==> flow/design.v <==
module synchronizer(
	input clk,
	input reset_n,
	input async,
	output logic sync
);
	logic d1;
	always_ff @(posedge clk) begin 
		if(~reset_n) begin
			 d1 <= 0;
			 sync <= 0;
		end else begin
			 d1 <= async;
			 sync <= d1;
		end
	end
endmodule
module ff #(parameter BIT_RESET = 1) (
	input clk,     
	input reset_n,   
	input D,
	input en_i,
	output logic Q
);
	always_ff @(posedge clk) begin : proc_
		if(~reset_n) begin
			Q <= BIT_RESET;
		end else if(en_i) begin
			Q <= D;
		end else Q <= Q;
	end
endmodule : ff
module parity (
    input  logic        parity_type_i,      
    input  logic [7:0]  data_i,
    input  logic [1:0]  data_bit_num_i,     
    output logic        parity_bit_o
);
    logic parity_calculated;
    always_comb begin
        case (data_bit_num_i)
            2'b00: parity_calculated = ^data_i[4:0];    
            2'b01: parity_calculated = ^data_i[5:0];    
            2'b10: parity_calculated = ^data_i[6:0];    
            2'b11: parity_calculated = ^data_i[7:0];    
            default: parity_calculated = ^data_i;       
        endcase
        parity_bit_o = (parity_type_i) ? parity_calculated : ~parity_calculated;
    end
endmodule : parity
module piso (
	input clk,     
	input reset_n,   
	input shift_en_i,
	input load_en_i,
	input load_d0_i,
	input [7:0] data_i,
	output logic tx_o
);	
	logic [7:0] data;
	wire  f1, f2, f3, f4, f5, f6, f7;
	assign data[7] = load_en_i ? data_i[7] : 1;
	assign data[6] = load_en_i ? data_i[6] : f7;
	assign data[5] = load_en_i ? data_i[5] : f6;
	assign data[4] = load_en_i ? data_i[4] : f5;
	assign data[3] = load_en_i ? data_i[3] : f4;
	assign data[2] = load_en_i ? data_i[2] : f3;
	assign data[1] = load_en_i ? data_i[1] : f2;
	assign data[0] = (load_d0_i) ? 0 : (load_en_i ? data_i[0] : f1);
	ff ff_1_inst (.clk(clk), .reset_n(reset_n), .en_i(shift_en_i), .D(data[0]), .Q(tx_o));
	ff ff_2_inst (.clk(clk), .reset_n(reset_n), .en_i(shift_en_i), .D(data[1]), .Q(f1));
	ff ff_3_inst (.clk(clk), .reset_n(reset_n), .en_i(shift_en_i), .D(data[2]), .Q(f2));
	ff ff_4_inst (.clk(clk), .reset_n(reset_n), .en_i(shift_en_i), .D(data[3]), .Q(f3));
	ff ff_5_inst (.clk(clk), .reset_n(reset_n), .en_i(shift_en_i), .D(data[4]), .Q(f4));
	ff ff_6_inst (.clk(clk), .reset_n(reset_n), .en_i(shift_en_i), .D(data[5]), .Q(f5));
	ff ff_7_inst (.clk(clk), .reset_n(reset_n), .en_i(shift_en_i), .D(data[6]), .Q(f6));
	ff ff_8_inst (.clk(clk), .reset_n(reset_n), .en_i(shift_en_i), .D(data[7]), .Q(f7));
endmodule 
module transmitter_controller (
	input clk,     
	input reset_n,   
	input tx_en_i,
	input start_tx_i,
	input trans_data_fi_i,
	input trans_stop_fi_i,
	input tick_d_i,
	input parity_en_i,
	input cts_ni,
	output logic trans_en_o,
	output logic tx_finish_o
);
	typedef enum logic [2:0] {
        IDLE,  
        CTS, 
        WAIT, 
        TRANS_START,  
        TRANS_DATA, 
        TRANS_PARITY,  
        TRANS_STOP, 
        FINISH 
    } state_t; 
	state_t current_state, next_state;
	always_ff @(posedge clk) begin 
		if(~reset_n) begin
				current_state <= IDLE;
		end else begin
				 current_state<= next_state;
			end
		end
	logic start_tx_d;
	always_ff @(posedge clk) begin 
		if(~reset_n) begin
			 start_tx_d<= 0;
		end else begin
			start_tx_d<= start_tx_i;
		end
	end
	assign negedge_start = start_tx_d & ~start_tx_i; 
	logic start_en_d, start_en_d1;
	always_ff @(posedge clk) begin : proc_
		if(~reset_n) begin
			start_en_d <= 0;
			start_en_d1 <= 0;
		end else begin
			start_en_d <= negedge_start;
			start_en_d1 <= start_en_d;
		end
	end
	always_comb begin
		case (current_state)
			IDLE:  next_state = (tx_en_i) ? CTS: IDLE;
			CTS: next_state = (~cts_ni) ? WAIT : (~tx_en_i) ? IDLE: CTS;
			WAIT: next_state = (cts_ni) ? CTS :  (~tx_en_i)? IDLE : (start_en_d1) ? TRANS_START : WAIT;
			TRANS_START: next_state =  (tick_d_i) ? TRANS_DATA: TRANS_START;
			TRANS_DATA: next_state = (trans_data_fi_i & parity_en_i) ? TRANS_PARITY : (trans_data_fi_i & ~parity_en_i) ? TRANS_STOP : TRANS_DATA;
			TRANS_PARITY: next_state = (tick_d_i) ? TRANS_STOP : TRANS_PARITY;
			TRANS_STOP: next_state = (trans_stop_fi_i) ? FINISH : TRANS_STOP;
			FINISH:	next_state = (tx_en_i & ~cts_ni & start_en_d1) ? TRANS_START : (tx_en_i & ~cts_ni) ? WAIT : (tx_en_i) ? CTS :  IDLE;
			default: next_state = IDLE; 
		endcase
	end
	always_comb begin
		trans_en_o = 1'b0;
		tx_finish_o = 1'b0;
		case (current_state)
			TRANS_START: begin
				trans_en_o = 1'b1;
			end
			TRANS_DATA: begin
				trans_en_o = 1'b1;
			end
			TRANS_PARITY: begin
				trans_en_o = 1'b1;
			end
			TRANS_STOP: begin
				trans_en_o = 1'b1;
			end
			FINISH:	tx_finish_o = 1'b1;
			default: begin
					trans_en_o = 1'b0;
		            tx_finish_o = 1'b0;
		    end
		endcase
	end
endmodule 	
module uart_transmitter(
    input clk,
    input reset_n,
    input start_tx_i,
    input tx_en_i,
    input parity_type_i,
    input parity_en_i,
    input [7:0] data_i,
    input tick_i,
    input stop_bit_num_i,
    input cts_ni,
    input [1:0] data_bit_num_i,
    output logic tx_o,
    output logic trans_fi_o
);
    logic [3:0] data_size;
    logic [3:0] cnt_data_trans;
    logic [1:0] stop_bit_size;
    logic [3:0] total_data;
    logic [7:0] data;
    wire trans_en;
    wire shift_en; 
    assign shift_en = trans_en ? tick_i : 1'b0;
    assign stop_bit_size = (stop_bit_num_i) ? 2: 1;
      always_comb begin
        case (data_bit_num_i)
            2'b00: begin
                data_size = 4'd5;
                data = {3'b111, data_i[4:0]};
            end
            2'b01: begin
                data_size = 4'd6;
                data = {2'b11, data_i[5:0]};
            end
            2'b10: begin
                data_size = 4'd7;
                data = {1'b1, data_i[6:0]};
            end
            2'b11: begin
                data_size = 4'd8;
                data = data_i;
            end
        endcase
        total_data = data_size + parity_en_i + stop_bit_size + 1;
    end
    logic [7:0] sampled_data;
    logic [3:0] total_data_sampled;
    logic [3:0] data_size_sampled;
    always_ff @(posedge clk) begin
        if(~reset_n) begin
            sampled_data <= 0;
            total_data_sampled <= 0;
            data_size_sampled <= 0;
        end else begin
            sampled_data <= data;
            total_data_sampled <= total_data;
            data_size_sampled <=  data_size;
        end
    end
    logic tick_d;
    always_ff @(posedge clk) begin
        if(~reset_n) begin
            tick_d <= 0;
        end else begin
            tick_d <= tick_i;
        end
    end
    always_ff @(posedge clk) begin 
            if(~reset_n) begin
                 cnt_data_trans <= 0;
            end else if(shift_en) begin
                 cnt_data_trans <=  cnt_data_trans + 1;
            end else if(~trans_en)  begin
                cnt_data_trans <= 0;
            end
        end 
    wire parity_bit_o;
    parity parity_inst
        (
            .parity_type_i (parity_type_i),
            .data_i        (sampled_data),
            .data_bit_num_i(data_bit_num_i),
            .parity_bit_o  (parity_bit_o)
        );
    wire trans_data_fi, trans_stop_fi;
    assign trans_data_fi = (cnt_data_trans == (1+ data_size_sampled));
    assign trans_stop_fi = (cnt_data_trans == total_data_sampled);
    wire load_d0;
    assign load_d0 = (~|cnt_data_trans) | (parity_en_i & ~parity_bit_o & trans_data_fi);
    wire load_en;
    assign load_en = cnt_data_trans == 1;
    logic load_d0_sampled;
    logic load_en_sampled;
    logic trans_data_fi_sampled;
    logic trans_stop_fi_sampled;
    always_ff @(posedge clk) begin
           if(~reset_n) begin
            load_d0_sampled <= 0;
            load_en_sampled <= 0;
            trans_data_fi_sampled <= 0;
            trans_stop_fi_sampled <= 0;
        end else begin
            load_d0_sampled <= load_d0;
            load_en_sampled <= load_en;
            trans_data_fi_sampled <=  trans_data_fi;
            trans_stop_fi_sampled <=  trans_stop_fi;
        end
    end
    transmitter_controller transmitter_controller_inst
        (
            .clk             (clk),
            .reset_n         (reset_n),
            .tx_en_i         (tx_en_i),
            .start_tx_i      (start_tx_i),
            .trans_data_fi_i (trans_data_fi_sampled),
            .trans_stop_fi_i (trans_stop_fi_sampled),
            .tick_d_i        (tick_d),
            .cts_ni         (cts_ni),
            .parity_en_i     (parity_en_i),
            .trans_en_o      (trans_en),
            .tx_finish_o     (trans_fi_o)
        );
    piso piso_inst
        (
            .clk        (clk),
            .reset_n    (reset_n),
            .shift_en_i (shift_en),
            .load_en_i  (load_en_sampled),
            .load_d0_i (load_d0_sampled),
            .data_i     (sampled_data),
            .tx_o       (tx_o)
        );
endmodule 
module transmitter_fifo #(parameter DEPTH = 16)(
	input clk,
	input reset_n,
	input [7:0] fifo_tx_i,
	input fifo_tx_push_i,
	input fifo_tx_pop_i,
	input fifo_tx_reset_i,
	output logic  [7:0] fifo_tx_o,
	output  fifo_tx_empty_o,
	output  fifo_tx_full_o
	);
   localparam PTR_WIDTH = $clog2(DEPTH);
   logic [7:0] mem [0:DEPTH-1];
   logic [PTR_WIDTH-1:0] rd_ptr, wr_ptr;
   logic [PTR_WIDTH:0]   count;
    assign  fifo_tx_empty_o = (count == 0);
    assign fifo_tx_full_o  = (count == DEPTH);
    assign fifo_tx_o = mem[rd_ptr];
     always_ff @(posedge clk) begin
        if (~reset_n ) begin
            rd_ptr <= 0;
            wr_ptr <= 0;
            count  <= 0;
        end else if(fifo_tx_reset_i)  begin 
             rd_ptr <= 0;
            wr_ptr <= 0;
            count  <= 0;
        end else begin
            if (fifo_tx_push_i & !fifo_tx_full_o) begin
                mem[wr_ptr] <= fifo_tx_i;
                wr_ptr <= wr_ptr + 1;
                count <= count + 1;
            end
            if (fifo_tx_pop_i & !fifo_tx_empty_o) begin
                rd_ptr <= rd_ptr + 1;
                count <= count - 1;
            end
        end
    end
endmodule
module uart_tx_top (
    input        clk,
    input        reset_n,
    input        fifo_en_i,              
    input        tx_en_i,
    input        parity_type_i,
    input        parity_en_i,
    input        tick_i,
    input fifo_tx_reset_i,
    input        stop_bit_num_i,
    input [1:0]  data_bit_num_i,
    input [7:0]  data_i,  
    input hf_en_i,
    input cts_ni,              
    input        write_data_i,  
    input start_tx_i,        
    output         tx_o,
    output         fifo_tx_empty_o,
    output         fifo_tx_full_o,
    output         trans_fi_o
);
    logic tx_busy;
    assign fifo_tx_pop = fifo_en_i & trans_fi_o & ~fifo_tx_empty_o;
    logic [7:0] fifo_data_out;
    logic       fifo_push;
    logic write_data_d1, write_data_d2;
    always_ff @(posedge clk) begin 
        if (~reset_n) begin
            write_data_d1 <= 0;
            write_data_d2 <= 0;
        end else begin
            write_data_d1 <= write_data_i;
            write_data_d2 <= write_data_d1;
        end
    end
    synchronizer inst_synchronizer (.clk(clk), .reset_n(reset_n), .async(cts_ni), .sync(cts_sync));
    logic tx_busy_pulse;
    assign negedge_write_data_en = ~write_data_d1 & write_data_d2;
    assign fifo_push = fifo_en_i & negedge_write_data_en;
    assign cts_n = hf_en_i ? cts_sync : 0;
    transmitter_fifo fifo_tx_inst (
        .clk(clk),
        .reset_n(reset_n),
        .fifo_tx_i(data_i),
        .fifo_tx_push_i(fifo_push),
        .fifo_tx_pop_i(fifo_tx_pop),
        .fifo_tx_reset_i(fifo_tx_reset_i), 
        .fifo_tx_o(fifo_data_out),
        .fifo_tx_empty_o(fifo_tx_empty_o),
        .fifo_tx_full_o(fifo_tx_full_o)
    );
    logic [7:0] tx_data_mux;
    logic       start_tx;
    always_comb begin
        if (fifo_en_i) begin
            tx_data_mux = fifo_data_out;
            start_tx = start_tx_i |  (~fifo_tx_empty_o & tx_busy_pulse);
        end else begin
            tx_data_mux = data_i;
            start_tx    = start_tx_i; 
        end
    end
    logic tx_busy_d;
    always_ff @(posedge clk) begin 
        if(~reset_n) begin
            tx_busy_d <= 0;
        end else begin
            tx_busy_d <= tx_busy;
        end
    end
    assign negedge_tx_busy = ~tx_busy & tx_busy_d;
        always_ff @(posedge clk) begin 
        if(~reset_n) begin
            tx_busy_pulse <= 0;
        end else if (negedge_tx_busy) begin
            tx_busy_pulse <= 1;
        end else begin
            tx_busy_pulse <= 0;
        end
    end
     always_ff @(posedge clk) begin
        if (~reset_n) begin
            tx_busy <= 1'b0;
        end else if (trans_fi_o) begin
            tx_busy <= 1'b0;
        end else if (start_tx & tx_en_i) begin
            tx_busy <= 1'b1;  
        end
    end
    uart_transmitter uart_tx_inst (
        .clk(clk),
        .reset_n(reset_n),
        .cts_ni(cts_n),
        .start_tx_i(start_tx),
        .tx_en_i(tx_en_i),
        .parity_type_i(parity_type_i),
        .parity_en_i(parity_en_i),
        .data_i(tx_data_mux),
        .tick_i(tick_i),
        .stop_bit_num_i(stop_bit_num_i),
        .data_bit_num_i(data_bit_num_i),
        .tx_o(tx_o),
        .trans_fi_o(trans_fi_o)
    );
endmodule
module shift_register(
		input clk,
		input reset_n,
		input shift_en_i,
		input data_i,
		output [7:0] data_o
	);
	logic [7:0] shift_regs;
	always_ff @(posedge clk) begin
		if(~reset_n) begin
			shift_regs <= 0;
		end else if(shift_en_i) begin
			 shift_regs <= {data_i, shift_regs[7:1]} ;
		end
	end
	assign data_o = shift_regs;
endmodule
module receiver_controller(
		input clk,
		input reset_n,
		input rx_en_i,
		input start_bit_detected_i,
		input clk_1x_i,
		input clk_2x_i,
		input receive_data_fi_i,
		input receive_total_fi_i,
		input parity_en_i,
		input rts_ni,
		output logic receive_en,
		output logic data_o_valid,
		output logic receive_data_en
	);
	typedef enum logic [2:0] {
        IDLE,  
        RTS, 
        SCAN,  
        WAIT_START,  
        RECEIVE_DATA, 
        RECEIVE_PARITY, 
        RECEIVE_STOP, 
        FINISH 
    } state_t; 
	state_t current_state, next_state;
	always_ff @(posedge clk) begin 
		if(~reset_n) begin
				current_state <= IDLE;
		end else begin
				 current_state<= next_state;
			end
		end
	always_comb begin
		case (current_state)
			IDLE:  next_state = (rx_en_i) ? RTS: IDLE;
			RTS: next_state = (~rts_ni) ? SCAN : (~rx_en_i) ? IDLE: RTS; 
			SCAN: next_state = (rts_ni) ? RTS : (~rx_en_i)? IDLE : (start_bit_detected_i) ? WAIT_START : SCAN;
			WAIT_START: next_state = (clk_1x_i) ? RECEIVE_DATA: WAIT_START;
			RECEIVE_DATA: next_state = (receive_data_fi_i & parity_en_i) ? RECEIVE_PARITY : (receive_data_fi_i & ~ parity_en_i) ? RECEIVE_STOP : RECEIVE_DATA;  
			RECEIVE_PARITY : next_state = (clk_2x_i) ? RECEIVE_STOP : RECEIVE_PARITY;
			RECEIVE_STOP: next_state = (receive_total_fi_i) ? FINISH: RECEIVE_STOP;
			FINISH: next_state =  (rx_en_i & ~rts_ni & start_bit_detected_i) ? WAIT_START : (rx_en_i & ~rts_ni) ? SCAN : (rx_en_i) ? RTS : IDLE;
		endcase
	end
	always_comb begin
		receive_data_en = 1'b0;
		receive_en = 1'b0;
		data_o_valid = 1'b0;
		case (current_state)
			RECEIVE_DATA: begin
				receive_data_en = 1'b1;
				receive_en = 1'b1;
			end
			RECEIVE_PARITY: begin
				receive_en = 1'b1;
			end
			RECEIVE_STOP: begin
				receive_en = 1'b1;
			end
			FINISH:	data_o_valid = 1'b1;
			default: begin
					receive_data_en = 1'b0;
                    receive_en = 1'b0;
                    data_o_valid = 1'b0;
			end
		endcase
	end
endmodule
module uart_receiver(
		input clk,
		input reset_n,
		input rx_en_i,
		input tick_i,
	    input parity_type_i,
	    input parity_en_i,
    	input tx_i,
   		input stop_bit_num_i,
    	input [1:0] data_bit_num_i,
    	output logic [7:0] data_o,
    	input rts_ni,
    	output logic data_o_valid,
    	output logic parity_err_o,
    	output logic stop_bit_err_o
    	);
		logic [3:0] clk_div;
	wire tx_sync;
	synchronizer sync(
		.clk(clk),
		.reset_n(reset_n),
		.async(tx_i),
		.sync(tx_sync)
		);
	logic d1;
	always_ff @(posedge clk) begin 
		if(~reset_n) begin
			d1 <= 0;
		end else begin
			d1 <= tx_sync;
		end
	end
  	logic [3:0] data_size;
    logic [1:0] stop_bit_size;
    logic [3:0] total_data_size;
	logic [3:0] data_size_sampled;
	logic [3:0] total_data_size_sampled;
    logic [7:0] data;
    wire [7:0] data_receive;
    wire receive_en;
    	wire receive_data_en;
	assign clk_1x = clk_div == 4'b1111 & tick_i;
	assign clk_2x = clk_div == 4'b1110 & tick_i;
	assign data_receive_en = clk_1x  & receive_en;
	assign shift_receive_en = clk_1x & receive_data_en;
	logic [3:0] count_data;
	assign receive_data_fi = count_data == data_size_sampled;
    assign receive_total_fi_i = count_data == total_data_size_sampled;
	assign start_bit_detected = (d1 & ~tx_sync);
	assign stop_bit_size = (stop_bit_num_i) ? 2 : 1;
	assign parity_check = count_data == data_size_sampled & data_receive_en;
	logic parity_check_sampled;
	logic parity_bit_sampled;
	assign parity_bit = (parity_check_sampled) ? tx_sync : 0; 
	wire expected_parity_bit = (^data) ^ parity_type_i;
	assign parity_err = (parity_en_i && parity_check_sampled) ?
						(parity_bit_sampled != expected_parity_bit) : 1'b0;
  	assign stop_bit_1_check = (count_data == data_size_sampled + parity_en_i) && data_receive_en; 
  	assign stop_bit_2_check = (count_data == data_size_sampled + parity_en_i + 1) && data_receive_en;
	logic stop_bit_1_check_sampled;
	logic stop_bit_2_check_sampled;
  	assign stop_bit_err = (stop_bit_1_check_sampled & (tx_sync != 1'b1)) |
                      (stop_bit_num_i & stop_bit_2_check_sampled & (tx_sync != 1'b1));
always_ff @(posedge clk) begin
		if(~reset_n) begin
			data_o <= 0;
		end else if(receive_total_fi_i) begin
				data_o <= data;
			end
		end
      always_comb begin
        case (data_bit_num_i)
            2'b00: begin
                data_size = 4'd5;
                data = {3'b000, data_receive[7:3]};
            end
            2'b01: begin
                data_size = 4'd6;
                data = {2'b00, data_receive[7:2]};
            end
            2'b10: begin
                data_size = 4'd7;
                data = {1'b0, data_receive[7:1]};
            end
            2'b11: begin
                data_size = 4'd8;
                data = data_receive;
            end
        endcase
        total_data_size = data_size + parity_en_i + stop_bit_size;
    end
	always_ff @(posedge clk) begin
		if(~reset_n) begin
			 parity_err_o <= 0;
			 data_size_sampled <= 0;
			 total_data_size_sampled <= 0;
			 parity_check_sampled <= 0;
			 parity_bit_sampled <= 0;
			 stop_bit_1_check_sampled <= 0;
			 stop_bit_2_check_sampled <= 0;
			 stop_bit_err_o <= 0;
		end else begin
			 parity_err_o <= parity_err;
			 data_size_sampled <= data_size;
			 total_data_size_sampled <= total_data_size;
			 parity_check_sampled <= parity_check;
			 parity_bit_sampled <= parity_bit;
			 stop_bit_1_check_sampled <= stop_bit_1_check;
			 stop_bit_2_check_sampled <= stop_bit_2_check;
			 stop_bit_err_o <= stop_bit_err;
		end
	end
	always_ff @(posedge clk) begin
		if(~reset_n) begin
			 count_data <= 0;
		end else if(data_receive_en) begin
			 count_data <= count_data + 1;
		end else if(receive_total_fi_i) begin
				count_data <= 0;
			end
	end
	always_ff @(posedge clk) begin 
		if(~reset_n) begin
			clk_div <= 0;
		end else if(tick_i) begin
			clk_div <= clk_div + 1;
		end
	end
		shift_register shift_register_inst
		(
			.clk        (clk),
			.reset_n    (reset_n),
			.shift_en_i (shift_receive_en),
			.data_i     (tx_sync),
			.data_o     (data_receive)
		);
	receiver_controller receiver_controller_inst
		(
			.clk                  (clk),
			.reset_n              (reset_n),
			.rx_en_i              (rx_en_i),
			.rts_ni              (rts_ni),
			.start_bit_detected_i (start_bit_detected),
			.clk_1x_i             (clk_1x),
			.clk_2x_i             (clk_2x),
			.receive_data_fi_i    (receive_data_fi),
			.receive_total_fi_i   (receive_total_fi_i),
			.parity_en_i          (parity_en_i),
			.receive_data_en      (receive_data_en),
			.data_o_valid         (data_o_valid),
			.receive_en (receive_en)
		);
endmodule
module receiver_fifo #(
    parameter DEPTH = 16
)(
    input            clk,
    input             reset_n,
    input   [7:0] fifo_rx_i,
    input               fifo_rx_push_i,
    input               fifo_rx_pop_i,
    input               fifo_rx_reset_i,
    input   [1:0]       fifo_rx_trig_level_i,
    output logic [7:0] fifo_rx_o,
    output              fifo_rx_empty_o,
    output              fifo_rx_full_o,
    output fifo_rx_triggered_o
    );
    localparam PTR_WIDTH = $clog2(DEPTH);
    logic [7:0] mem [0:DEPTH-1];
    logic [PTR_WIDTH-1:0] rd_ptr, wr_ptr;
    logic [PTR_WIDTH:0]   count;
    logic [PTR_WIDTH:0] trig_level;
    always_comb begin
        case (fifo_rx_trig_level_i)
            2'd0: trig_level = 1;
            2'd1: trig_level = 4;
            2'd2: trig_level = 8;
            default: trig_level = 14;
        endcase
    end
    assign fifo_rx_triggered_o = (count >= trig_level);
    assign fifo_rx_empty_o = (count == 0);
    assign fifo_rx_full_o  = (count == DEPTH);
    assign fifo_rx_o = mem[rd_ptr];
    always_ff @(posedge clk) begin
        if (~reset_n) begin
            rd_ptr <= 0;
            wr_ptr <= 0;
            count  <= 0;
        end else if(fifo_rx_reset_i) begin
            rd_ptr <= 0;
            wr_ptr <= 0;
            count  <= 0;
        end else begin
            if (fifo_rx_push_i & !fifo_rx_full_o) begin
                mem[wr_ptr] <= fifo_rx_i;
                wr_ptr <= wr_ptr + 1;
                count <= count + 1;
            end
            if (fifo_rx_pop_i & !fifo_rx_empty_o) begin
                rd_ptr <= rd_ptr + 1;
                count <= count - 1;
            end
        end
    end
endmodule
module uart_rx_top (
    input        clk,
    input        reset_n,
    input        rx_en_i,
    input        tick_i,
    input        parity_type_i,
    input        parity_en_i,
    input        tx_i,
    input fifo_rx_reset_i,
    input        stop_bit_num_i,
    input [1:0]  data_bit_num_i,
    input        fifo_en_i,    
    input  force_rts_i,                
    input        fifo_rx_pop_i,
    input [1:0]  fifo_rx_trig_level_i,
    input        hf_en_i,
    input rdr_empty_i,
    output logic [7:0]  data_o,
    output logic        data_o_valid,
    output logic        parity_err_o,
    output logic        stop_bit_err_o,
    output logic        fifo_rx_empty_o,
    output fifo_rx_overrun,
    output logic rts_no
);
    logic [7:0] receiver_data;
    logic       receiver_data_valid;
    wire fifo_rx_full_o;
    wire trigger_fifo_lt_14;
    assign trigger_fifo_lt_14 = ~(fifo_rx_trig_level_i[0] & fifo_rx_trig_level_i[1]);
    uart_receiver uart_rx_inst (
        .clk(clk),
        .reset_n(reset_n),
        .rx_en_i(rx_en_i),
        .tick_i(tick_i),
        .parity_type_i(parity_type_i),
        .parity_en_i(parity_en_i),
        .tx_i(tx_i),
        .rts_ni        (rts_no),
        .stop_bit_num_i(stop_bit_num_i),
        .data_bit_num_i(data_bit_num_i),
        .data_o(receiver_data),
        .data_o_valid(receiver_data_valid),
        .parity_err_o(parity_err_o),
        .stop_bit_err_o(stop_bit_err_o)
    );
    wire fifo_rx_triggered;
    logic [7:0] fifo_out;
    logic       fifo_push;
    always_ff @(posedge clk) begin
        if(~reset_n) begin
            rts_no <= 0;
        end else if(hf_en_i) begin
           if(force_rts_i) begin
            rts_no <= 0;
            end else if( (~fifo_en_i & ~rdr_empty_i) | (fifo_en_i &(trigger_fifo_lt_14 & fifo_rx_triggered) | (~trigger_fifo_lt_14 & fifo_rx_triggered))) begin 
                rts_no <= 1;
            end else if(  (~fifo_en_i & rdr_empty_i) | (fifo_en_i & (trigger_fifo_lt_14 & rts_no & fifo_rx_empty_o) | (~trigger_fifo_lt_14 & ~fifo_rx_triggered))) begin
                rts_no <= 0;
            end
         end
    end
    assign fifo_push = fifo_en_i && receiver_data_valid;
    receiver_fifo fifo_rx_inst (
        .clk(clk),
        .reset_n(reset_n),
        .fifo_rx_i(receiver_data),
        .fifo_rx_push_i(fifo_push),
        .fifo_rx_pop_i(fifo_rx_pop_i),
        .fifo_rx_reset_i(fifo_rx_reset_i),  
        .fifo_rx_o(fifo_out),
        .fifo_rx_empty_o(fifo_rx_empty_o),
        .fifo_rx_trig_level_i(fifo_rx_trig_level_i),
        .fifo_rx_full_o(fifo_rx_full_o),
        .fifo_rx_triggered_o (fifo_rx_triggered)
           );
    logic fifo_rx_pop_d;
    always_ff @(posedge clk) begin 
        if(~reset_n) begin
            fifo_rx_pop_d <= 0;
        end else begin
            fifo_rx_pop_d <= fifo_rx_pop_i;
        end
    end
    wire negedge_rx_pop= ~fifo_rx_pop_i & fifo_rx_pop_d;
    assign fifo_rx_overrun = fifo_en_i & fifo_rx_full_o & receiver_data_valid;
    logic [7:0] msg;
    logic data_valid;
    always_comb begin
        if (fifo_en_i) begin
            msg       = fifo_out;
            data_valid = (fifo_rx_empty_o & receiver_data_valid) | (~fifo_rx_empty_o & negedge_rx_pop );
        end else begin
            msg       = receiver_data;
            data_valid = receiver_data_valid;
        end
    end
    logic data_valid_d;
    always_ff @(posedge clk) begin : proc_
        if(~reset_n) begin
            data_o_valid <= 0;
            data_valid_d <= 0;      
        end else  begin
            data_valid_d <= data_valid;
             data_o_valid <= data_valid_d;
        end
    end
    always_ff @(posedge clk) begin
        if(~reset_n) begin
            data_o <= 0;
        end else if(data_valid_d) begin
            data_o <= msg;
        end
    end
endmodule
module baud_generator #(
    parameter SYSTEM_FREQUENCY = 50_000_000,
    parameter SAMPLING_RATE = 16
) (
    input clk,
    input reset_n,
    input [2:0] baud_sl_i,
    output logic tick_tx,
    output logic tick_rx
);
    logic [31:0] BIT_PERIOD_TX, BIT_PERIOD_RX;
    logic [31:0] counter_tx, counter_rx;
    logic [2:0] baud_sl_prev;
    logic baud_changed;
    logic [31:0] BIT_PERIOD_TX_SEL, BIT_PERIOD_RX_SEL;
    always_comb begin
        case (baud_sl_i)
            3'd0: begin BIT_PERIOD_TX_SEL = SYSTEM_FREQUENCY / 4800;   BIT_PERIOD_RX_SEL = SYSTEM_FREQUENCY / (16 *4800);   end
            3'd1: begin BIT_PERIOD_TX_SEL = SYSTEM_FREQUENCY / 9600;   BIT_PERIOD_RX_SEL = SYSTEM_FREQUENCY / (16 *9600);   end
            3'd2: begin BIT_PERIOD_TX_SEL = SYSTEM_FREQUENCY / 14400;  BIT_PERIOD_RX_SEL = SYSTEM_FREQUENCY / (16 *14400);  end
            3'd3: begin BIT_PERIOD_TX_SEL = SYSTEM_FREQUENCY / 19200;  BIT_PERIOD_RX_SEL = SYSTEM_FREQUENCY / (16 *19200);  end
            3'd4: begin BIT_PERIOD_TX_SEL = SYSTEM_FREQUENCY / 38400;  BIT_PERIOD_RX_SEL = SYSTEM_FREQUENCY / (16 *38400);  end
            3'd5: begin BIT_PERIOD_TX_SEL = SYSTEM_FREQUENCY / 57600;  BIT_PERIOD_RX_SEL = SYSTEM_FREQUENCY / (16 *57600);  end
            3'd6: begin BIT_PERIOD_TX_SEL = SYSTEM_FREQUENCY / 115200; BIT_PERIOD_RX_SEL = SYSTEM_FREQUENCY / (16 *115200); end
            default: begin BIT_PERIOD_TX_SEL = SYSTEM_FREQUENCY / 230400; BIT_PERIOD_RX_SEL = SYSTEM_FREQUENCY / (16 *230400); end
        endcase
    end
    always_ff @(posedge clk) begin
        if (!reset_n) begin
            baud_sl_prev <= 0;
            baud_changed <= 0;
        end else begin
            baud_changed <= (baud_sl_i != baud_sl_prev);
            baud_sl_prev <= baud_sl_i;
        end
    end
    always_ff @(posedge clk) begin : proc_
        if(~reset_n) begin
            BIT_PERIOD_TX <= SYSTEM_FREQUENCY / 115200;
            BIT_PERIOD_RX <= SYSTEM_FREQUENCY / (16 *115200);
        end else if(baud_changed) begin
            BIT_PERIOD_TX <= BIT_PERIOD_TX_SEL;
            BIT_PERIOD_RX <= BIT_PERIOD_RX_SEL;
        end
    end
    always_ff @(posedge clk) begin
        if (~reset_n ) begin
            counter_tx <= 0;
            tick_tx <= 0;
        end else if(baud_changed) begin
         counter_tx <= 0;
            tick_tx <= 0;
        end else begin
            if (counter_tx == BIT_PERIOD_TX - 1) begin
                counter_tx <= 0;
                tick_tx <= 1;
            end else begin
                counter_tx <= counter_tx + 1;
                tick_tx <= 0;
            end
        end
    end
    always_ff @(posedge clk) begin
        if (!reset_n || baud_changed) begin
            counter_rx <= 0;
            tick_rx <= 0;
        end else begin
            if (counter_rx == BIT_PERIOD_RX - 1) begin
                counter_rx <= 0;
                tick_rx <= 1;
            end else begin
                counter_rx <= counter_rx + 1;
                tick_rx <= 0;
            end
        end
    end
endmodule
module apb_controller(
	input clk,
	input reset_n,
	input psel_i,
	input penable_i,
	input addr_err_i,
	output logic pready_o,
	output logic act_en_o,
	output logic pslverr_o
);
assign pslverr_o = addr_err_i & pready_o;
	typedef enum logic [1:0] {
    IDLE   = 2'b00,
    SETUP  = 2'b01,
    WAIT_ = 2'b10,
    ACCESS = 2'b11
  } state_e;
  state_e current_state, next_state;
  always_ff @(posedge clk) begin
    if (~reset_n) begin
      current_state <= IDLE;
    end else begin
      current_state <= next_state;
    end
  end
   always_comb begin
    next_state = IDLE;
    case (current_state)
      IDLE: begin
        if (psel_i & !penable_i) begin
          next_state = SETUP;
        end
      end
      SETUP: begin
      	if(~psel_i) next_state = IDLE;
      	else if(penable_i) next_state = WAIT_;
      	else next_state = SETUP;
      end
      WAIT_: begin
      	next_state = ACCESS;
      end
      ACCESS: begin
      	next_state = IDLE;
      end
      default: next_state = IDLE;
    endcase
  end
 always_comb begin
 	pready_o = 1'b0;
 	act_en_o = 1'b0;
    case (current_state)
      IDLE: begin
      end
      SETUP: begin
      end
      WAIT_: begin
      	act_en_o = 1'b1;
      end
      ACCESS: begin
      	pready_o = 1'b1;
      end
    endcase
  end
endmodule 
module register_file (
	input        clk,            
	input        reset_n,
	input [11:0] addr_i,
	input        wr_rd_i,
	input        en_i,
	input [31:0] pwdata_i,
	input [3:0]  byte_strobe_i,
	output logic [31:0] prdata_o,
	output logic [31:0] tdr_o,
	input [31:0] rdr_i,
	output logic [31:0] lcr_o,
	output logic [31:0] ocr_o,
	input [31:0] lsr_i,
	output logic [31:0] fcr_o,
	output logic [31:0] ier_o,
	input [31:0] iir_i,
  output logic [31:0] hcr_o,
	output logic        addr_err_o
);
    localparam logic [11:0] ADDR_TDR = 12'h000;
    localparam logic [11:0] ADDR_RDR = 12'h004;
    localparam logic [11:0] ADDR_LCR = 12'h008;
    localparam logic [11:0] ADDR_OCR = 12'h00C;
    localparam logic [11:0] ADDR_LSR = 12'h010;
    localparam logic [11:0] ADDR_FCR = 12'h014;
    localparam logic [11:0] ADDR_IER = 12'h018;
    localparam logic [11:0] ADDR_IIR = 12'h01C;
    localparam logic [11:0] ADDR_HCR = 12'h020;
  wire start_tx_pulse;
  assign start_tx_pulse = ocr_o[1];
  always_ff @(posedge clk) begin
    if (~reset_n) begin
      tdr_o       <= 32'b0;
      lcr_o       <= 32'b0;
      ocr_o       <= 32'b0;
      fcr_o       <= 32'b0;
      ier_o       <= 32'b0;
      hcr_o <=    32'b0;
      prdata_o    <= 32'b0;
      addr_err_o  <= 1'b0;
    end else begin
      addr_err_o <= 1'b0;
      if (start_tx_pulse) begin
        ocr_o[1] <= 1'b0; 
      end
      if (en_i & wr_rd_i) begin   
        unique case (addr_i)
          ADDR_TDR: begin
            if (byte_strobe_i[0]) tdr_o[7:0]    <= pwdata_i[7:0];
            if (byte_strobe_i[1]) tdr_o[15:8]   <= pwdata_i[15:8];
            if (byte_strobe_i[2]) tdr_o[23:16]  <= pwdata_i[23:16];
            if (byte_strobe_i[3]) tdr_o[31:24]  <= pwdata_i[31:24];
          end
        ADDR_LCR: begin
          if (byte_strobe_i[0]) lcr_o[7:0]    <= pwdata_i[7:0];
          if (byte_strobe_i[1]) lcr_o[15:8]   <= pwdata_i[15:8];
          if (byte_strobe_i[2]) lcr_o[23:16]  <= pwdata_i[23:16];
          if (byte_strobe_i[3]) lcr_o[31:24]  <= pwdata_i[31:24];
        end
        ADDR_OCR: begin
          if (byte_strobe_i[0]) ocr_o[7:0]    <= pwdata_i[7:0];
          if (byte_strobe_i[1]) ocr_o[15:8]   <= pwdata_i[15:8];
          if (byte_strobe_i[2]) ocr_o[23:16]  <= pwdata_i[23:16];
          if (byte_strobe_i[3]) ocr_o[31:24]  <= pwdata_i[31:24];
        end
        ADDR_FCR: begin
          if (byte_strobe_i[0]) fcr_o[7:0]    <= pwdata_i[7:0];
          if (byte_strobe_i[1]) fcr_o[15:8]   <= pwdata_i[15:8];
          if (byte_strobe_i[2]) fcr_o[23:16]  <= pwdata_i[23:16];
          if (byte_strobe_i[3]) fcr_o[31:24]  <= pwdata_i[31:24];
        end
        ADDR_IER: begin
          if (byte_strobe_i[0]) ier_o[7:0]    <= pwdata_i[7:0];
          if (byte_strobe_i[1]) ier_o[15:8]   <= pwdata_i[15:8];
          if (byte_strobe_i[2]) ier_o[23:16]  <= pwdata_i[23:16];
          if (byte_strobe_i[3]) ier_o[31:24]  <= pwdata_i[31:24];
        end
      ADDR_HCR: begin
        if (byte_strobe_i[0]) hcr_o[7:0]    <= pwdata_i[7:0];
        if (byte_strobe_i[1]) hcr_o[15:8]   <= pwdata_i[15:8];
        if (byte_strobe_i[2]) hcr_o[23:16]  <= pwdata_i[23:16];
        if (byte_strobe_i[3]) hcr_o[31:24]  <= pwdata_i[31:24];
      end
      default: addr_err_o <= 1'b1;
    endcase
    end else if (en_i & !wr_rd_i) begin   
        unique case (addr_i)
          ADDR_TDR: prdata_o <= tdr_o;
          ADDR_RDR: prdata_o <= rdr_i;
          ADDR_LCR: prdata_o <= lcr_o;
          ADDR_OCR: prdata_o <= ocr_o;
          ADDR_LSR: prdata_o <= lsr_i;
          ADDR_FCR: prdata_o <= fcr_o;
          ADDR_IER: prdata_o <= ier_o;
          ADDR_IIR: prdata_o <= iir_i;
          ADDR_HCR: prdata_o <= hcr_o;
          default: begin
            prdata_o   <= 32'b0;
            addr_err_o <= 1'b1;
          end
        endcase
      end
    end
  end
endmodule
module apb_slave (
	input clk,    
	input preset_n,  
	input psel,
	input penable,
	input pwrite,
	input[11:0] paddr,
	input[3:0] pstrb,
	input[31:0] pwdata,
	output pready,
	output pslverr,
	output[31:0] prdata,
	output [31:0] tdr,
	input  [31:0] rdr,
	output logic [31:0] lcr,
	output logic [31:0] ocr,
	input [31:0] lsr,
	output logic [31:0] fcr,
	output logic [31:0] ier,
	input [31:0] iir,
	output logic [31:0] hcr
);
	logic addr_err;
	logic register_access_en;
	apb_controller apb_controller_inst
		(
			.clk        (clk),
			.reset_n    (preset_n),
			.psel_i     (psel),
			.penable_i  (penable),
			.addr_err_i (addr_err),
			.pready_o   (pready),
			.act_en_o   (register_access_en),
			.pslverr_o  (pslverr)
		);
	register_file register_file_inst
		(
			.clk           (clk),
			.reset_n       (preset_n),
			.addr_i        (paddr),
			.wr_rd_i       (pwrite),
			.en_i          (register_access_en),
			.pwdata_i      (pwdata),
			.byte_strobe_i (pstrb),
			.prdata_o      (prdata),
			.tdr_o         (tdr),
			.rdr_i         (rdr),
			.lcr_o         (lcr),
			.ocr_o         (ocr),
			.lsr_i         (lsr),
			.fcr_o         (fcr),
			.ier_o         (ier),
			.iir_i         (iir),
	.hcr_o        (hcr),
			.addr_err_o    (addr_err)
		);
endmodule 
module apb_uart #(
    parameter SYSTEM_FREQUENCY = 50_000_000,
    parameter SAMPLING_RATE = 16
)(
    input pclk,  
    input preset_n,  
    input psel,
    input penable,
    input pwrite,
    input[11:0] paddr,
    input[3:0] pstrb,
    input[31:0] pwdata,
    output pready,
    output pslverr,
    output[31:0] prdata,
    output irq,
    output logic baud_o,
    output logic tick_rx, 
    input cts_n,
    input rx,
    output tx,
    output rts_n
);
    localparam logic [11:0] ADDR_TDR = 12'h000;
    localparam logic [11:0] ADDR_RDR = 12'h004;
    localparam logic [11:0] ADDR_LCR = 12'h008;
    localparam logic [11:0] ADDR_OCR = 12'h00C;
    localparam logic [11:0] ADDR_LSR = 12'h010;
    localparam logic [11:0] ADDR_FCR = 12'h014;
    localparam logic [11:0] ADDR_IER = 12'h018;
    localparam logic [11:0] ADDR_IIR = 12'h01C;
    localparam logic [11:0] ADDR_HCR = 12'h020;
    logic [31:0] tdr;
    logic [31:0] rdr;
    logic [31:0] lcr;
    logic [31:0] ocr;
    logic [31:0] lsr;
    logic [31:0] fcr;
    logic [31:0] ier;
    logic [31:0] iir;
    logic [31:0] hcr;
    logic [31:0] pwdata_d;
    logic psel_d;
    logic penable_d;
    logic pwrite_d;
    logic [11:0] paddr_d;
    logic [3:0] pstrb_d;
    always_ff @(posedge pclk or negedge preset_n) begin
        if(~preset_n) begin
             pwdata_d<= 0;
             psel_d <= 0;
             penable_d <= 0;
             pwrite_d <= 0;
             paddr_d <= 0;
             pstrb_d <= 0;
        end else begin
            pwdata_d <= pwdata;
            psel_d <= psel;
            penable_d <= penable;
            pwrite_d <= pwrite;
            paddr_d <= paddr;
            pstrb_d <= pstrb;
        end
    end
    apb_slave apb_slave_inst
        (
            .clk      (pclk),
            .preset_n (preset_n),
            .psel     (psel_d),
            .penable  (penable_d),
            .pwrite   (pwrite_d),
            .paddr    (paddr_d),
            .pstrb    (pstrb_d),
            .pwdata   (pwdata_d),
            .pready   (pready),
            .pslverr  (pslverr),
            .prdata   (prdata),
            .tdr      (tdr),
            .rdr      (rdr),
            .lcr      (lcr),
            .ocr      (ocr),
            .lsr      (lsr),
            .fcr      (fcr),
            .ier      (ier),
            .iir      (iir),
            .hcr     (hcr)
        );
    assign cpu_read_rdr = pready & !pwrite & paddr == ADDR_RDR;
    assign cpu_write_tdr = pready & pwrite & paddr == ADDR_TDR;
    assign cpu_read_lsr = pready & !pwrite & paddr == ADDR_LSR;
    assign cpu_read_iir = pready & !pwrite & paddr == ADDR_IIR;
    logic tdr_empty;
    wire data_o_valid;
    wire fifo_rx_empty;
    wire fifo_rx_overrun;
    wire parity_err;
    wire stop_bit_err;
    logic rdr_empty;
    wire [7:0] data_received;
    wire fifo_tx_empty;
    wire fifo_tx_full;
    wire lsr0_set;
    assign lsr1_set = (~fcr[0] & ~rdr_empty) | (fcr[0] & ~fifo_rx_empty);
    assign lsr2_set = parity_err;
    assign lsr3_set = stop_bit_err;
    assign lsr4_set = (~fcr[0] & tdr_empty) | (fcr[0] & fifo_tx_empty);
    assign lsr5_set = (fcr[0] & parity_err & stop_bit_err);
    assign lsr6_set = (~fcr[0] & ~rdr_empty & data_o_valid) | fifo_rx_overrun;
    logic [31:0] prdata_prev;
    always_ff @(posedge pclk or negedge preset_n) begin 
        if(~preset_n) begin
            prdata_prev <= 0;
        end else begin
            prdata_prev <= prdata;
        end
    end
    assign lsr0_reset = cpu_read_lsr & ~prdata_prev[0] & prdata[0];
    assign lsr1_reset = (~fcr[0] & rdr_empty) | (fcr[0] & fifo_rx_empty);
    assign lsr2_reset = cpu_read_lsr & ~prdata_prev[2] & prdata[2];
    assign lsr3_reset = cpu_read_lsr & ~prdata_prev[3] & prdata[3];
    assign lsr4_reset = (~fcr[0] & ~tdr_empty) | (fcr[0] & ~fifo_tx_empty);
    assign lsr5_reset = cpu_read_lsr & ~prdata_prev[5] & prdata[5];
    assign lsr6_reset = cpu_read_lsr & ~prdata_prev[6] & prdata[6];
    logic cpu_write_tdr_d;
    always_ff @(posedge pclk or negedge preset_n) begin
        if (~preset_n) cpu_write_tdr_d <= 0;
        else cpu_write_tdr_d <= cpu_write_tdr;
    end  
    always_ff @(posedge pclk or negedge preset_n) begin 
        if(~preset_n) begin
             tdr_empty<= 1;
        end else if(cpu_write_tdr_d) begin
             tdr_empty <= 0;
        end else if((~fcr[0] &~tdr_empty & ocr[1] ) | (fcr[0] & ocr[1] & fifo_tx_empty)) begin
            tdr_empty <= 1;
        end
    end
    assign fifo_rx_pop_ready = cpu_read_rdr & ~fifo_rx_empty;
    logic fifo_rx_pop;
    always_ff @(posedge pclk or negedge preset_n) begin
        if(~preset_n) begin
            fifo_rx_pop <= 0;
        end else begin
            fifo_rx_pop <= fifo_rx_pop_ready;
        end
    end
    assign tick_tx = baud_o;
    baud_generator #(
        .SYSTEM_FREQUENCY(SYSTEM_FREQUENCY),
        .SAMPLING_RATE(SAMPLING_RATE)
    ) baud_gen_inst (
        .clk(pclk),
        .reset_n(preset_n),
        .baud_sl_i(lcr[7:5]),
        .tick_tx(baud_o),
        .tick_rx(tick_rx)
    );
    uart_tx_top uart_tx_top_inst
        (
            .clk             (pclk),
            .reset_n         (preset_n),
            .fifo_en_i       (fcr[0]),
            .tx_en_i         (ocr[0]),
            .parity_type_i   (lcr[4]),
            .parity_en_i     (lcr[3]),
            .tick_i          (tick_tx),
            .stop_bit_num_i  (lcr[2]),
            .cts_ni           (cts_n),
            .hf_en_i         (hcr[0]),
            .data_bit_num_i  (lcr[1:0]),
            .fifo_tx_reset_i(fcr[2]),
            .data_i          (tdr[7:0]),
            .write_data_i    (cpu_write_tdr_d), 
            .start_tx_i  (ocr[1]), 
            .tx_o            (tx),
            .fifo_tx_empty_o (fifo_tx_empty),
            .fifo_tx_full_o  (fifo_tx_full),
            .trans_fi_o       (lsr0_set)
        );
    uart_rx_top uart_rx_top_inst
        (
            .clk                  (pclk),
            .reset_n              (preset_n),
            .rx_en_i              (ocr[2]),
            .tick_i               (tick_rx),
            .parity_type_i        (lcr[4]),
            .parity_en_i          (lcr[3]),
            .tx_i                 (rx),
            .stop_bit_num_i       (lcr[2]),
            .data_bit_num_i       (lcr[1:0]),
            .fifo_en_i              (fcr[0]),
            .fifo_rx_reset_i     (fcr[1]),
            .fifo_rx_trig_level_i(fcr[4:3]),
            .hf_en_i             (hcr[0]),
            .force_rts_i          (hcr[1]),
            .fifo_rx_pop_i        (fifo_rx_pop),
            .data_o               (data_received),
            .data_o_valid         (data_o_valid),
            .parity_err_o         (parity_err),
            .stop_bit_err_o       (stop_bit_err),
            .fifo_rx_empty_o      (fifo_rx_empty),
            .fifo_rx_overrun     (fifo_rx_overrun),
            .rts_no              (rts_n),
            .rdr_empty_i      (rdr_empty)
        );
    always_ff @(posedge pclk or negedge preset_n) begin 
        if(~preset_n) begin
            lsr[31:0] <= 0;
        end else begin
            if(lsr0_set) begin
                lsr[0] <= 1;
            end 
            if(lsr0_reset) begin
                lsr[0] <= 0;
            end
            if(lsr1_set) begin
                lsr[1] <= 1;
            end 
            if(lsr1_reset) begin
                lsr[1] <= 0;
            end
            if(lsr2_set) begin
                lsr[2] <= 1;
            end 
            if(lsr2_reset) begin
                lsr[2] <= 0;
            end
            if(lsr3_set) begin
                lsr[3] <= 1;
            end 
            if(lsr3_reset) begin
                lsr[3] <= 0;
            end
            if(lsr4_set) begin
                lsr[4] <= 1;
            end 
            if(lsr4_reset) begin
                lsr[4] <= 0;
            end
            if(lsr5_set) begin
                lsr[5] <= 1;
            end 
            if(lsr5_reset) begin
                lsr[5] <= 0;
            end
            if(lsr6_set) begin
                lsr[6] <= 1;
            end 
            if(lsr6_reset) begin
                lsr[6] <= 0;
            end
        end
    end
    always_ff @(posedge pclk or negedge preset_n) begin 
        if(~preset_n) begin
            rdr <= 0;
            rdr_empty <= 1;
        end else if(data_o_valid) begin
            rdr <= {24'b0, data_received};
            rdr_empty <= 1'b0;
        end else if(cpu_read_rdr) begin
            rdr_empty <= 1'b1;
        end
    end
    wire lsr_stt = (lsr[2] | lsr[3]  | lsr[5] | lsr[6]);
       always_ff @(posedge pclk or negedge preset_n) begin 
        if(~preset_n) begin
            iir <= 32'h00000001; 
        end else begin
            if(cpu_read_iir) begin
                iir[2:0] <=  3'b001; 
            end else begin
                if(ier[2] & lsr_stt) begin
                    iir[2:0] <=  3'b110; 
                end else if(ier[0] & ~rdr_empty) begin
                    iir[2:0] <=  3'b100; 
                end else if(ier[1] & tdr_empty & ocr[1]) begin
                    iir[2:0] <=  3'b010; 
                end 
            end
        end
    end
    assign irq = ~iir[0];
endmodule
Ticket comment

Tool chain data of apb_uart
Each step is given for the RTL above and for the edited RTL.
"unedited" refers to lines of the RTL above, "edited" to lines of the edited file.
"difference" is "edited" less "unedited", of the values as shown; "rel. change" is that difference over "unedited", in percent.
Library cell names are shortened.
A cell with - has no value.
- top module: apb_uart
- clock: pclk
- cell library: sky130hd
- library corner: tt_025C_1v80

Edit of the RTL
Unified diff, file above to edited file.
A script made this edit. It changes what the design does and was not meant as an optimisation.
begin of diff
@@ -236,5 +236,5 @@
             end else if(shift_en) begin
                  cnt_data_trans <=  cnt_data_trans + 1;
-            end else if(~trans_en)  begin
+            end else begin
                 cnt_data_trans <= 0;
             end
end of diff

Elaborated design
Yosys after proc, flatten, opt, wreduce and memory -nomap, before mapping. Print and check cells are not counted.
Memory sizes are those after Yosys's memory passes, which may raise the word count (mostly to a power of two), join words into wider ones and drop unused or constant bits.
- operators by class (item ; unedited ; edited ; difference ; rel. change (%)):
    equal/unequal tests ; 55 ; 54 ; -1 ; -1.82
    $add $sub $neg ; 24 ; 24 ; 0 ; 0.00
    bitwise operators ; 126 ; 126 ; 0 ; 0.00
    mux-type cells ; 124 ; 122 ; -2 ; -1.61
    order comparisons ; 1 ; 1 ; 0 ; 0.00
    reductions and logical operators ; 85 ; 86 ; +1 ; +1.18
- operators with widths (kind ; unedited ; edited ; difference ; rel. change (%)):
    two-way mux 4 bit ; 14 ; 12 ; -2 ; -14.29
    AND reduction 2 bit ; 4 ; 5 ; +1 ; +25.00
    != test 2 bit (second input constant) ; 1 ; 0 ; -1 ; -100.00
Unchanged operator kinds not shown: 69.
- storage and ports (item ; unedited ; edited ; difference ; rel. change (%)):
    input port bits ; 55 ; 55 ; 0 ; 0.00
    clocked read ports x word width ; 16 ; 16 ; 0 ; 0.00
    memory bits (writable) ; 256 ; 256 ; 0 ; 0.00
    memories ; 2 ; 2 ; 0 ; 0.00
    bits in registers ; 565 ; 565 ; 0 ; 0.00
- memories (item ; unedited ; edited):
    shape (words x width / read and write ports) ; uart_rx_top_inst.fifo_rx_inst.mem 16x8 r1 w1; uart_tx_top_inst.fifo_tx_inst.mem 16x8 r1 w1 ; uart_rx_top_inst.fifo_rx_inst.mem 16x8 r1 w1; uart_tx_top_inst.fifo_tx_inst.mem 16x8 r1 w1

Depth
Depth = most cells in a row (Yosys ltp): at word level without a register or memory, in the mapped netlist without a sequential cell, where the memories' decode and read muxes count.
- logic depth (item ; unedited ; edited ; difference ; rel. change (%)):
    depth after elaboration ; 10 ; 10 ; 0 ; 0.00
    ABC_AREA ; 0 ; 0 ; - ; -
    mapped depth ; 12 ; 12 ; 0 ; 0.00

Synthesis result
The flow's flattened synthesis, as Yosys stat reports it; memories are mapped. The netlist is that of the ABC_AREA named above (0 if unset); the other value can give another one.
- synthesis totals (item ; unedited ; edited ; difference ; rel. change (%)):
    cells in the netlist ; 3020 ; 3025 ; +5 ; +0.17
    flip-flops ; 810 ; 810 ; 0 ; 0.00
    synthesis area (um^2) ; 33271.9 ; 33798.7 ; +526.8 ; +1.58
    buffer cells ; 159 ; 171 ; +12 ; +7.55
- cells by type (cell ; unedited ; edited ; difference ; rel. change (%)):
    nand2_1 ; 436 ; 234 ; -202 ; -46.33
    o21ai_0 ; 84 ; 193 ; +109 ; +129.76
    nor2b_1 ; 14 ; 90 ; +76 ; +542.86
    nor2_1 ; 260 ; 190 ; -70 ; -26.92
    mux2i_1 ; 79 ; 126 ; +47 ; +59.49
    a22oi_1 ; 20 ; 64 ; +44 ; +220.00
    nor3_1 ; 46 ; 72 ; +26 ; +56.52
    a221oi_1 ; 34 ; 9 ; -25 ; -73.53
    a31oi_1 ; 42 ; 18 ; -24 ; -57.14
    o22ai_1 ; 4 ; 27 ; +23 ; +575.00
    a222oi_1 ; 27 ; 9 ; -18 ; -66.67
    clkbuf_1 ; 131 ; 148 ; +17 ; +12.98
    a21boi_0 ; 2 ; 19 ; +17 ; +850.00
    nand3_1 ; 73 ; 62 ; -11 ; -15.07
    xnor2_1 ; 82 ; 92 ; +10 ; +12.20
    buf_2 ; 13 ; 4 ; -9 ; -69.23
    nand2b_1 ; 26 ; 19 ; -7 ; -26.92
    nor4_1 ; 28 ; 34 ; +6 ; +21.43
Unchanged cell types not shown: 18.
Not every row of either side is listed.
The figures by module come from a second, unflattened synthesis with its own total; it is not the netlist above.
- unflattened totals (item ; unedited ; edited ; difference ; rel. change (%)):
    cells (unflattened synthesis) ; 3180 ; 3176 ; -4 ; -0.13
    area (unflattened synthesis) (um^2) ; 35167.5 ; 35141.2 ; -26.3 ; -0.07
Each row is one instance without its submodules.
- modules, unedited (module ; area (um^2) ; times used ; cells):
    register_file ; 10251.1 ; 1 ; 1213
    receiver_fifo ; 5893.2 ; 1 ; 339
    transmitter_fifo ; 5816.8 ; 1 ; 324
    baud_generator ; 5257.5 ; 1 ; 606
    apb_uart ; 2371.0 ; 1 ; 136
    uart_receiver ; 1779.2 ; 1 ; 193
    uart_transmitter ; 1172.4 ; 1 ; 116
    uart_rx_top ; 559.3 ; 1 ; 56
    transmitter_controller ; 415.4 ; 1 ; 41
    receiver_controller ; 326.6 ; 1 ; 33
    shift_register ; 301.5 ; 1 ; 25
    uart_tx_top ; 289.0 ; 1 ; 28
    ff ; 33.8 ; 8 ; 3
    apb_controller ; 142.6 ; 1 ; 14
unedited: Modules not listed: 4.
- modules, edited (module ; area (um^2) ; times used ; cells):
    register_file ; 10251.1 ; 1 ; 1213
    receiver_fifo ; 5893.2 ; 1 ; 339
    transmitter_fifo ; 5816.8 ; 1 ; 324
    baud_generator ; 5257.5 ; 1 ; 606
    apb_uart ; 2371.0 ; 1 ; 136
    uart_receiver ; 1779.2 ; 1 ; 193
    uart_transmitter ; 1146.1 ; 1 ; 112
    uart_rx_top ; 559.3 ; 1 ; 56
    transmitter_controller ; 415.4 ; 1 ; 41
    receiver_controller ; 326.6 ; 1 ; 33
    shift_register ; 301.5 ; 1 ; 25
    uart_tx_top ; 289.0 ; 1 ; 28
    ff ; 33.8 ; 8 ; 3
    apb_controller ; 142.6 ; 1 ; 14
edited: Modules not listed: 4.

Path before layout
OpenSTA on the mapped netlist: ideal clock, no wires. The path of least setup slack (recovery checks aside). Input and output delay are each 20% of the period. Register names are those of the netlist, which keeps one name where synthesis merged equal registers.
- timing after synthesis (item ; unedited ; edited ; difference ; rel. change (%)):
    path type ; in2reg ; in2reg ; - ; -
    start ; in preset_n ; in preset_n ; - ; -
    end ; mem uart_rx_top_inst.fifo_rx_inst.mem[0][0] ; mem uart_rx_top_inst.fifo_rx_inst.mem[12][0] ; - ; -
    period (ns) ; 20.0 ; 20.0 ; 0.0 ; 0.00
    library setup time (ns) ; 0.395 ; 0.370 ; -0.025 ; -
    required time (ns) ; 19.605 ; 19.630 ; +0.025 ; +0.13
    delay of the path (ns) ; 1.853 ; 1.470 ; -0.383 ; -20.67
    path slack (ns) ; 14.147 ; 14.530 ; +0.383 ; -
    launch time at the first pin (ns) ; 4.000 ; 4.000 ; 0.000 ; 0.00
    stages ; 4 ; 4 ; 0 ; 0.00
    arrival (ns) ; 5.458 ; 5.100 ; -0.358 ; -6.56
    period reached after synthesis (ns) ; 5.853 ; 5.47 ; -0.383 ; -6.54
"delay of the path" = arrival - input delay + setup time.
"stages" counts driving pins, that of a launching flip-flop among them; a cell with two outputs on the path counts twice.
"period reached after synthesis" is the clock period less the worst setup slack; recovery checks do not enter. This is arithmetic on one report: input and output delays are still those of the set period (20% each).
Between the ends stands the longest chain of elaborated cells between them, by number of cells; it is not shown to be the way that was timed. Of several equally long chains one is given.
A line is the first line of the expression or statement that the cell stems from. Yosys adds cells for indexed reads and writes and turns some case tables into memories.
unedited: The path ends at the enable pin of a flip-flop; only ways to that pin are counted.
On the way, after synthesis, unedited:
- path through: clkbuf_1 nand2b_1 clkbuf_1 nor4_1
- noted length of the longest elaborated chain: 1
- noted elaborated cells between the ends (all ways): 2
- RTL lines, path after synthesis, unedited (item ; line ; source):
    from (decl) ; 1161 ; input preset_n,
    two-way mux 4 bit ; 716 ; if (~reset_n) begin
    to (decl) ; 699 ; logic [7:0] mem [0:DEPTH-1];
edited: The path ends at the enable pin of a flip-flop; only ways to that pin are counted.
On the way, after synthesis, edited:
- path through: clkbuf_1 clkbuf_1 nand4b_1 nor2_1
- noted length of the longest elaborated chain: 1
- noted elaborated cells between the ends (all ways): 2
- RTL lines, path after synthesis, edited (item ; line ; source):
    from (decl) ; 1161 ; input preset_n,
    two-way mux 4 bit ; 716 ; if (~reset_n) begin
    to (decl) ; 699 ; logic [7:0] mem [0:DEPTH-1];

Path in the finished layout
Path of least setup slack in the final report of each run of pair A (OpenROAD, finished layout, wires in). Where an end is a register, its clock arrival counts in the times.
- timing after layout (item ; unedited ; edited ; difference ; rel. change (%)):
    path type ; reg2reg ; reg2reg ; - ; -
    start ; reg paddr_d[3] ; reg paddr_d[7] ; - ; -
    end ; reg apb_slave_inst.register_file_inst.lcr_o[12] ; reg apb_slave_inst.register_file_inst.fcr_o[20] ; - ; -
    library setup time (ns) ; 0.16 ; 0.08 ; -0.08 ; -
    arrival (ns) ; 4.01 ; 4.18 ; +0.17 ; +4.24
    launch time at the first pin (ns) ; 0.65 ; 0.63 ; -0.02 ; -3.08
    period (ns) ; 6.06 ; 6.06 ; 0.00 ; 0.00
    required time (ns) ; 6.54 ; 6.63 ; +0.09 ; +1.38
    path slack (ns) ; 2.53 ; 2.45 ; -0.08 ; -
    stages ; 7 ; 9 ; +2 ; +28.57
Between the ends stands the longest chain of elaborated cells between them, by number of cells; it is not shown to be the way that was timed. Of several equally long chains one is given.
On the way, after layout, unedited:
- path through: dfrtp_1 nor2b_1 and2_1 buf_4 nand2_1 nand2_1 a21oi_1
- noted length of the longest elaborated chain: 2
- noted elaborated cells between the ends (all ways): 2
- RTL lines, path after layout, unedited (item ; line ; source):
    from (decl) ; 1201 ; logic [11:0] paddr_d;
    from (assign) ; 1209 ; paddr_d <= 0;
    from (assign) ; 1216 ; paddr_d <= paddr;
    equality test 12 x 4 -> 1 bit ; 1040 ; unique case (addr_i)
    AND reduction 3 bit ; - ;
    to (assign) ; 1027 ; lcr_o       <= 32'b0;
    to (assign) ; 1049 ; if (byte_strobe_i[1]) lcr_o[15:8]   <= pwdata_i[15:8];
    to (decl) ; 1004 ; output logic [31:0] lcr_o,
On the way, after layout, edited:
- path through: dfrtp_1 nor4_1 nand2_1 nor3_1 nand2_1 buf_4 nor2_1 nand2_1 a21oi_1
- noted length of the longest elaborated chain: 2
- noted elaborated cells between the ends (all ways): 2
- RTL lines, path after layout, edited (item ; line ; source):
    from (decl) ; 1201 ; logic [11:0] paddr_d;
    from (assign) ; 1209 ; paddr_d <= 0;
    from (assign) ; 1216 ; paddr_d <= paddr;
    equality test 12 x 5 -> 1 bit ; 1040 ; unique case (addr_i)
    AND reduction 3 bit ; - ;
    to (assign) ; 1029 ; fcr_o       <= 32'b0;
    to (assign) ; 1062 ; if (byte_strobe_i[2]) fcr_o[23:16]  <= pwdata_i[23:16];
    to (decl) ; 1007 ; output logic [31:0] fcr_o,

Layout results
Both versions went through the flow (Yosys, OpenROAD) with the same settings in each pair. Constraints: input delay and output delay 20% of the set period each, output load 0.01 pF.
Flow settings, pair A:
- CORE_UTILIZATION at 40
- period_ns: 6.06
- noted CAP_MARGIN: 20
- noted CORE_MARGIN: 2
- SLEW_MARGIN at 20
- results, pair A (item ; unedited ; edited ; difference ; rel. change (%)):
    setup slack of the worst path (ns) ; 2.534 ; 2.454 ; -0.080 ; -
    final design utilization ; 0.463 ; 0.463 ; 0.000 ; -
    total power of the final layout (mW) ; 11.379 ; 11.319 ; -0.060 ; -0.53
    clock period achieved (ns) ; 3.526 ; 3.606 ; +0.080 ; +2.27
    worst hold slack in the final report (ns) ; 0.401 ; 0.389 ; -0.012 ; -
    setup total negative slack (ns) ; 0.000 ; 0.000 ; 0.000 ; -
    area of the synthesized netlist (um^2) ; 33271.9 ; 33798.7 ; +526.8 ; +1.58
    standard-cell area after routing (um^2) ; 38107.8 ; 38713.4 ; +605.6 ; +1.59
    die footprint (um^2) ; 85503.6 ; 86839.2 ; +1335.6 ; +1.56
Flow settings, pair B:
- noted CAP_MARGIN: 25
- CELL_PAD_IN_SITES_DETAIL_PLACEMENT at 0
- CORE_ASPECT_RATIO: 1.17
- noted CORE_MARGIN: 6
- CORE_UTILIZATION at 20
- CTS_CLUSTER_DIAMETER at 57
- CTS_CLUSTER_SIZE: 15
- PLACE_DENSITY: 0.93
- noted SETUP_SLACK_MARGIN: 0.95
- SLEW_MARGIN at 10
- noted TNS_END_PERCENT: 35
- period_ns: 4.05
- results, pair B (item ; unedited ; edited ; difference ; rel. change (%)):
    setup slack of the worst path (ns) ; 1.015 ; 0.941 ; -0.074 ; -
    final design utilization ; 0.233 ; 0.235 ; +0.002 ; -
    total power of the final layout (mW) ; 14.649 ; 15.237 ; +0.588 ; +4.01
    clock period achieved (ns) ; 3.035 ; 3.109 ; +0.074 ; +2.44
    setup total negative slack (ns) ; 0.000 ; 0.000 ; 0.000 ; -
    area of the synthesized netlist (um^2) ; 33271.9 ; 33798.7 ; +526.8 ; +1.58
    standard-cell area after routing (um^2) ; 38425.6 ; 39322.7 ; +897.1 ; +2.33
    die footprint (um^2) ; 176321.0 ; 179034.0 ; +2713.0 ; +1.54
"clock period achieved" means the clock period less the worst setup slack. The figure is calculated, with input and output delays left at 20% of the set period.
By "total power of the final layout" is meant OpenSTA's value without simulated activity: inputs other than the clock are taken to toggle once in ten clock periods, and the tool carries that through the logic.
